==> flow/design.v <==
module MAC (
  input  wire        clk    ,
  input  wire        rst    ,
  input  wire [ 7:0] a_in   ,
  input  wire [ 7:0] w_in   ,
  input  wire [23:0] sum_in ,
  output reg  [23:0] sum_out,
  output wire [ 7:0] a_out  ,
  output wire [ 7:0] w_out
);
  reg [7:0] a_reg, w_reg;
  wire [23:0] sum    ;
  wire [15:0] product;
  assign product = a_reg * w_reg;
  assign sum     = sum_in + product;
  assign a_out   = a_reg;
  assign w_out   = w_reg;
  always @(posedge clk) begin
    a_reg   <= a_in;
    w_reg   <= w_in;
    sum_out <= sum;
  end
endmodule
module Quantization (
  input  wire [23:0] data_in ,
  output wire [ 7:0] data_out
);
  assign data_out = data_in < 255 ? data_in : 255;
endmodule
module Activation (
  input  wire [7:0] data_in ,
  input  wire [7:0] thresh  ,
  output wire [7:0] data_out
);
  assign data_out = data_in < thresh ? 0 : data_in;
endmodule
module Array #(parameter N = 4) (
  input  wire       clk          ,
  input  wire       rst          ,
  input  wire       start        ,
  input  wire [8*N-1:0] a_in    ,
  input  wire [8*N-1:0] w_in    ,
  output wire [8*N-1:0] y_out   ,
  output wire       ready        ,
  output wire       done
);
  wire [ 7:0] mac_a_in   [0:N-1][0:N-1];
  wire [ 7:0] mac_w_in   [0:N-1][0:N-1];
  wire [23:0] mac_sum_in [0:N-1][0:N-1];
  wire [23:0] mac_sum_out[0:N-1][0:N-1];
  wire [ 7:0] mac_a_out  [0:N-1][0:N-1];
  wire [ 7:0] mac_w_out  [0:N-1][0:N-1];
  wire [7:0] quantization[0:N-1];
  wire [7:0] activation  [0:N-1];
  parameter IDLE         = 2'b00;
  parameter LOAD_WEIGHTS = 2'b01;
  parameter COMPUTE      = 2'b10;
  parameter DONE         = 2'b11;
  reg [ 1:0] state, next_state;
  reg [31:0] counter;
  always @(posedge clk or posedge rst) begin
    if (rst) begin
      state <= IDLE;
    end else begin
      state <= next_state;
    end
  end
  always @(*) begin
    case (state)
      IDLE : begin
        next_state <= start ? LOAD_WEIGHTS : IDLE;
      end
      LOAD_WEIGHTS : begin
        next_state <= counter == N-1 ? COMPUTE : LOAD_WEIGHTS;
      end
      COMPUTE : begin
        next_state <= counter == 4*N-1 ? DONE : COMPUTE;
      end
      DONE : begin
        next_state <= IDLE;
      end
      default : next_state <= IDLE;
    endcase
  end
  assign ready = state == IDLE;
  assign done  = state == DONE;
  always @(posedge clk or posedge rst) begin
    if (rst) begin
      counter <= 0;
    end else begin
      if (state == IDLE) begin
        counter <= 0;
      end else begin
        counter <= counter + 1;
      end
    end
  end
  generate
    for (genvar i = 0; i < N; i = i + 1) begin
      for (genvar j = 0; j < N; j = j + 1) begin
        MAC mac_i_j (
          .clk(clk),
          .rst(rst),
          .a_in(mac_a_in[i][j]),
          .w_in(mac_w_in[i][j]),
          .sum_in(mac_sum_in[i][j]),
          .sum_out(mac_sum_out[i][j]),
          .a_out(mac_a_out[i][j]),
          .w_out(mac_w_out[i][j])
        );
        if (j != N-1) begin
          assign mac_a_in[i][j+1] = mac_a_out[i][j];
        end
        if (i != N-1) begin
          assign mac_sum_in[i+1][j] = mac_sum_out[i][j];
        end
        if (i > 0)
          assign mac_w_in[i][j] = state == LOAD_WEIGHTS ? mac_w_out[i-1][j] : mac_w_out[i][j];
      end
      assign mac_sum_in[0][i] = 0;
      assign mac_a_in[i][0]   = a_in[8*i+:8];
      assign mac_w_in[0][i]   = state == LOAD_WEIGHTS ? w_in[8*i+:8] : mac_w_out[0][i];
    end
  endgenerate
  generate
    for (genvar i = 0; i < N; i = i + 1) begin
      Quantization quantization_i (
        .data_in(mac_sum_out[N-1][i]),
        .data_out(quantization[i])
      );
      Activation activation_i (
        .data_in (quantization[i]),
        .thresh  (10             ),
        .data_out(activation[i]  )
      );
      assign y_out[8*i+:8] = activation[i];
    end
  endgenerate
endmodule
module top #(parameter N = 4) (
  input  wire           clk  ,
  input  wire           rst  ,
  input  wire           start,
  input  wire [8*N-1:0] a_in ,
  input  wire [8*N-1:0] w_in ,
  output wire [8*N-1:0] y_out,
  output wire           ready,
  output wire           done
);
  Array #(.N(N)) dut (
    .clk  (clk  ),
    .rst  (rst  ),
    .start(start),
    .a_in (a_in ),
    .w_in (w_in ),
    .y_out(y_out),
    .ready(ready),
    .done (done )
  );
endmodule
Lab notebook: top

* From RTL to reports: top
Module top before and after one edit of its RTL, step after step.
Lines under "before" count in the file above, lines under "after" in the edited file.
"difference": "after" minus "before" as printed here.
Cell names lack the library's common part.
The mark - stands for no value.
- Top :: top
- Clock input :: clk
- Library :: sky130hd
- Library corner :: tt_025C_1v80

* Diff
Unified diff, file above to edited file.
The edit is scripted: it alters the design's behaviour and was not made to optimise anything.
#+begin_src diff
@@ -148,4 +148,7 @@
   output wire           done
 );
+  wire [8*N-1:0] y_out_a, y_out_b;
+  wire ready_a, ready_b;
+  wire done_a, done_b;
   Array #(.N(N)) dut (
     .clk  (clk  ),
@@ -154,7 +157,12 @@
     .a_in (a_in ),
     .w_in (w_in ),
-    .y_out(y_out),
-    .ready(ready),
-    .done (done )
+    .y_out(y_out_a),
+    .ready(ready_a),
+    .done (done_a )
   );
+  Array #(.N(N)) dut_alt (.clk(clk), .rst(rst), .start(~start), .a_in(a_in), .w_in(w_in),
+      .y_out(y_out_b), .ready(ready_b), .done(done_b));
+  assign y_out = y_out_a ^ y_out_b;
+  assign ready = ready_a ^ ready_b;
+  assign done = done_a ^ done_b;
 endmodule
#+end_src

* Word level
Counts by Yosys on the flattened word-level netlist (proc, flatten, opt, wreduce). Print and check cells are left out. Cells with the same type and inputs are merged into one.
** Cells by class
- multiply operators :: before 16, after 32, difference +16
- reduce/logical cells :: before 1, after 2, difference +1
- add/sub/neg operators :: before 13, after 26, difference +13
- muxes and demuxes :: before 13, after 26, difference +13
- bitwise logic cells :: before 0, after 3, difference +3
- equal/unequal tests :: before 5, after 10, difference +5
- order comparisons :: before 8, after 16, difference +8
** Operator list
- 8-bit by 8-bit multiplier with 16-bit output :: before 16, after 32, difference +16
- 8-bit 2-to-1 mux :: before 8, after 16, difference +8
- 16-bit by 16-bit adder with 17-bit output :: before 4, after 8, difference +4
- 17-bit by 16-bit adder with 18-bit output :: before 4, after 8, difference +4
- 24-bit by 16-bit adder with 24-bit output :: before 4, after 8, difference +4
- 24-bit by 8-bit < comparator with 1-bit output (second input constant) :: before 4, after 8, difference +4
- 8-bit by 4-bit < comparator with 1-bit output (second input constant) :: before 4, after 8, difference +4
- 2-bit equality test (second input constant) :: before 2, after 4, difference +2
- 1-bit 2-to-1 mux :: before 2, after 4, difference +2
- 1-bit bitwise XOR :: before 0, after 2, difference +2
- 32-bit by 1-bit adder with 32-bit output (second input constant) :: before 1, after 2, difference +1
- 2-bit by 1-bit equality test with 1-bit output (second input constant) :: before 1, after 2, difference +1
- 32-bit by 2-bit equality test with 1-bit output (second input constant) :: before 1, after 2, difference +1
- 32-bit by 4-bit equality test with 1-bit output (second input constant) :: before 1, after 2, difference +1
- 2-bit logical NOT :: before 1, after 2, difference +1
- 2-bit 2-to-1 mux :: before 1, after 2, difference +1
- 32-bit 2-to-1 mux :: before 1, after 2, difference +1
- 2-bit case mux with 4-bit select :: before 1, after 2, difference +1
- 32-bit bitwise XOR :: before 0, after 1, difference +1
** Word-level totals
- output and inout port bits :: before 34, after 34, difference 0
- input bits :: before 67, after 67, difference 0
- register bits after elaboration :: before 614, after 1100, difference +486

* Logic depth
Yosys ltp: most cells in a row. Word level: on the elaborated netlist, between registers, memories and ports. Mapped: between sequential cells and ports; inverters and the memories' decode and read muxes count.
** Depth
- word-level depth :: before 4, after 5, difference +1
- ABC_AREA :: before 0, after 0
- mapped depth :: before 18, after 19, difference +1

* After synthesis
Yosys stat after the flow's synthesis: flattened, memories mapped to cells. It holds for the ABC_AREA given above (unset counts as 0); a run with the other value may have another netlist.
** Mapped netlist
- synthesis area (um^2) :: before 53909.2, after 104896.9, difference +50987.7
- cell count :: before 5579, after 11029, difference +5450
- flip-flops :: before 572, after 1016, difference +444
- sequential area (um^2) :: before 12913.6, after 23264.8, difference +10351.2
- buffer cells :: before 34, after 188, difference +154
** Cell types
- inv_1 :: before 1376, after 2772, difference +1396
- fa_1 :: before 748, after 1496, difference +748
- and2_1 :: before 645, after 1296, difference +651
- ha_1 :: before 613, after 1226, difference +613
- nand2_1 :: before 493, after 914, difference +421
- dfxtp_1 :: before 408, after 688, difference +280
- nor2_1 :: before 154, after 309, difference +155
- clkbuf_1 :: before 29, after 172, difference +143
- xnor2_1 :: before 137, after 269, difference +132
- edfxtp_1 :: before 128, after 256, difference +128
- o21ai_0 :: before 65, after 186, difference +121
- a21oi_1 :: before 143, after 262, difference +119
- xor2_1 :: before 54, after 166, difference +112
- nor3_1 :: before 29, after 97, difference +68
- a21o_1 :: before 57, after 102, difference +45
- nand3_1 :: before 31, after 72, difference +41
- dfrtp_1 :: before 35, after 70, difference +35
- o21ai_1 :: before 37, after 5, difference -32
Unchanged cell types not shown: 10.
Not every row of either side is listed.
The figures by module come from a second, unflattened synthesis with its own total; it is not the netlist above.
** Unflattened totals
- cell total of the unflattened synthesis :: before 6788, after 13259, difference +6471
- area (unflattened synthesis) (um^2) :: before 62760.2, after 124700.8, difference +61940.6
Each row is one instance without its submodules.
** By module, before
- MAC :: seq. area 800.8 um^2, cells 391, area 3624.7 um^2, times used 16
- Array #(N=4) :: seq. area 902.1 um^2, cells 348, area 3438.3 um^2, times used 1
- Activation :: seq. area 0.0 um^2, cells 33, area 250.2 um^2, times used 4
- Quantization :: seq. area 0.0 um^2, cells 13, area 81.3 um^2, times used 4
- top :: seq. area 0.0 um^2, cells 0, area 0.0 um^2, times used 1
** By module, after
- MAC :: seq. area 800.8 um^2, cells 380, area 3589.7 um^2, times used 32
- Array #(N=4) :: seq. area 902.1 um^2, cells 348, area 3438.3 um^2, times used 2
- Activation :: seq. area 0.0 um^2, cells 33, area 250.2 um^2, times used 8
- Quantization :: seq. area 0.0 um^2, cells 13, area 81.3 um^2, times used 8
- top :: seq. area 0.0 um^2, cells 35, area 301.5 um^2, times used 1

* Path before layout
Source: OpenSTA report_checks on the synthesized netlist (no wires, ideal clock, input and output delay 20% of the period each), path of least setup slack; recovery checks are left aside. Register names are those of the netlist, which keeps one name where synthesis merged equal registers.
** Timing post-synthesis
- path kind :: before register -> register, after register -> register
- from :: before register dut.genblk1[1].genblk1[2].mac_i_j.a_reg[5], after register (name not given)
- to :: before register dut.genblk1[1].genblk1[2].mac_i_j.sum_out[14], after register dut.genblk1[2].genblk1[2].mac_i_j.sum_out[17]
- path buffers :: before 1, after 1, difference 0
- period (ns) :: before 5.0, after 5.0, difference 0.0
- setup time (ns) :: before 0.064, after 0.072, difference +0.008
- delay of the path (ns) :: before 4.401, after 4.590, difference +0.189
- driving pins on the path :: before 16, after 18, difference +2
- arrival time (ns) :: before 4.337, after 4.518, difference +0.181
- slack (ns) :: before 0.600, after 0.410, difference -0.190
- synthesis period reached (ns) :: before 4.4, after 4.59, difference +0.19
"delay of the path" = arrival - input delay + setup time.
"driving pins on the path" counts driving pins, that of a launching flip-flop among them; a cell with two outputs on the path counts twice.
"synthesis period reached" is the clock period less the worst setup slack; recovery checks do not enter. This is arithmetic on one report: input and output delays are still those of the set period (20% each).
The rows between start and end are the longest chain of elaborated cells between them; the timing report does not say that the signal goes this way. Where chains are equally long, one stands for them.
Each line given opens the expression or statement behind the cell; cells for indexed reads and writes are added by Yosys, which also makes memories of some case tables.
On the way, post-synthesis, before:
- Cell sequence :: dfxtp_1 clkbuf_1 nand2_1 fa_1 inv_1 fa_1 fa_1 inv_1 fa_1 inv_1 ha_1 a2111o_1 o21ai_1 o21ai_1 or4_1 nand4_1
- Cells in the longest elaborated chain :: 2
- Elaborated cells between the ends (all ways) :: 2
- Source lines of those cells :: 2
- Those cells by class :: 1 x add/sub; 1 x mul
** RTL lines, path post-synthesis, before
- start: declaration :: RTL line 11 : reg [7:0] a_reg, w_reg;
- start: assignment :: RTL line 19 : a_reg   <= a_in;
- 8-bit by 8-bit multiplier with 16-bit output :: RTL line 14
- 16-bit by 16-bit adder with 17-bit output :: RTL line 15
- end: assignment :: RTL line 21 : sum_out <= sum;
- end: declaration :: RTL line 7 : output reg  [23:0] sum_out,
On the way, post-synthesis, after:
- Cell sequence :: dfxtp_1 clkbuf_1 nand2_1 fa_1 inv_1 fa_1 inv_1 fa_1 fa_1 inv_1 ha_1 o21a_1 o31a_1 o221a_2 or3_1 a31o_1 a21oi_1 xnor2_1
- Cells in the longest elaborated chain :: 2
- Elaborated cells between the ends (all ways) :: 2
- Source lines of those cells :: 2
- Those cells by class :: 1 x add/sub; 1 x mul
** RTL lines, path post-synthesis, after
- 8-bit by 8-bit multiplier with 16-bit output :: RTL line 14
- 17-bit by 16-bit adder with 18-bit output :: RTL line 15
- end: assignment :: RTL line 21 : sum_out <= sum;
- end: declaration :: RTL line 7 : output reg  [23:0] sum_out,

* Timing after layout
From the final timing report of the runs of pair A: the path of least setup slack in the routed layout; clock arrival at registers is part of the times.
** Timing after layout
- path kind :: before register -> register, after register -> register
- from :: before register dut.genblk1[1].genblk1[2].mac_i_j.w_reg[3], after register dut.genblk1[2].genblk1[2].mac_i_j.w_reg[7]
- to :: before register dut.genblk1[1].genblk1[2].mac_i_j.sum_out[14], after register dut.genblk1[2].genblk1[2].mac_i_j.sum_out[17]
- setup time (ns) :: before 0.06, after 0.07, difference +0.01
- driving pins on the path :: before 15, after 17, difference +2
- arrival time (ns) :: before 5.15, after 5.36, difference +0.21
- slack (ns) :: before 0.20, after 0.13, difference -0.07
- path buffers :: before 0, after 1, difference +1
- period (ns) :: before 4.76, after 4.76, difference 0.00
The rows between start and end are the longest chain of elaborated cells between them; the timing report does not say that the signal goes this way. Where chains are equally long, one stands for them.
On the way, after layout, before:
- Cell sequence :: edfxtp_1 nand2_1 fa_1 inv_1 fa_1 fa_1 inv_1 fa_1 inv_1 ha_1 a2111o_1 o21ai_1 o21ai_2 or4_1 nand4_1
- Cells in the longest elaborated chain :: 2
- Elaborated cells between the ends (all ways) :: 2
- Source lines of those cells :: 2
- Those cells by class :: 1 x add/sub; 1 x mul
** RTL lines, path after layout, before
- start: declaration :: RTL line 11 : reg [7:0] a_reg, w_reg;
- start: assignment :: RTL line 20 : w_reg   <= w_in;
- 8-bit by 8-bit multiplier with 16-bit output :: RTL line 14
- 16-bit by 16-bit adder with 17-bit output :: RTL line 15
- end: assignment :: RTL line 21 : sum_out <= sum;
- end: declaration :: RTL line 7 : output reg  [23:0] sum_out,
On the way, after layout, after:
- Cell sequence :: edfxtp_1 buf_4 nand2_1 fa_1 fa_1 inv_1 fa_1 inv_1 fa_1 inv_1 ha_1 or3_1 o221a_2 or3_1 a31o_1 a21oi_1 xnor2_1
- Cells in the longest elaborated chain :: 2
- Elaborated cells between the ends (all ways) :: 2
- Source lines of those cells :: 2
- Those cells by class :: 1 x add/sub; 1 x mul
** RTL lines, path after layout, after
- start: declaration :: RTL line 11 : reg [7:0] a_reg, w_reg;
- start: assignment :: RTL line 20 : w_reg   <= w_in;
- 8-bit by 8-bit multiplier with 16-bit output :: RTL line 14
- 17-bit by 16-bit adder with 18-bit output :: RTL line 15
- end: assignment :: RTL line 21 : sum_out <= sum;
- end: declaration :: RTL line 7 : output reg  [23:0] sum_out,

* Measured runs
Both versions went through the flow (Yosys, OpenROAD) with the same settings in each pair. Constraints: input delay and output delay 20% of the set period each, output load 0.01 pF.
Settings, pair A:
- CORE_UTILIZATION :: 40
- period_ns :: 4.76
- CAP_MARGIN :: 20
- CORE_MARGIN :: 2
- SLEW_MARGIN :: 20
** Measured results, pair A
- worst setup slack after layout (ns) :: before 0.203, after 0.133, difference -0.070
- area inside the die boundary (um^2) :: before 137726.0, after 266354.0, difference +128628.0
- worst hold slack after layout (ns) :: before 0.418, after 0.396, difference -0.022
- standard-cell area after routing (um^2) :: before 60133.9, after 117310.0, difference +57176.1
- cell area after synthesis (um^2) :: before 53909.2, after 104896.9, difference +50987.7
Settings, pair B:
- CELL_PAD_IN_SITES_DETAIL_PLACEMENT :: 0
- CORE_ASPECT_RATIO :: 0.71
- CORE_UTILIZATION :: 50
- CTS_CLUSTER_DIAMETER :: 190
- PLACE_DENSITY_LB_ADDON :: 0.03
- SLEW_MARGIN :: 25
- period_ns :: 6.72
- CAP_MARGIN :: 20
- CORE_MARGIN :: 2
** Measured results, pair B
- worst setup slack after layout (ns) :: before 2.000, after 1.441, difference -0.559
- area inside the die boundary (um^2) :: before 110501.0, after 213528.0, difference +103027.0
- worst hold slack after layout (ns) :: before 0.459, after 0.475, difference +0.016
- standard-cell area after routing (um^2) :: before 58971.6, after 112662.0, difference +53690.4
- cell area after synthesis (um^2) :: before 53909.2, after 104896.9, difference +50987.7
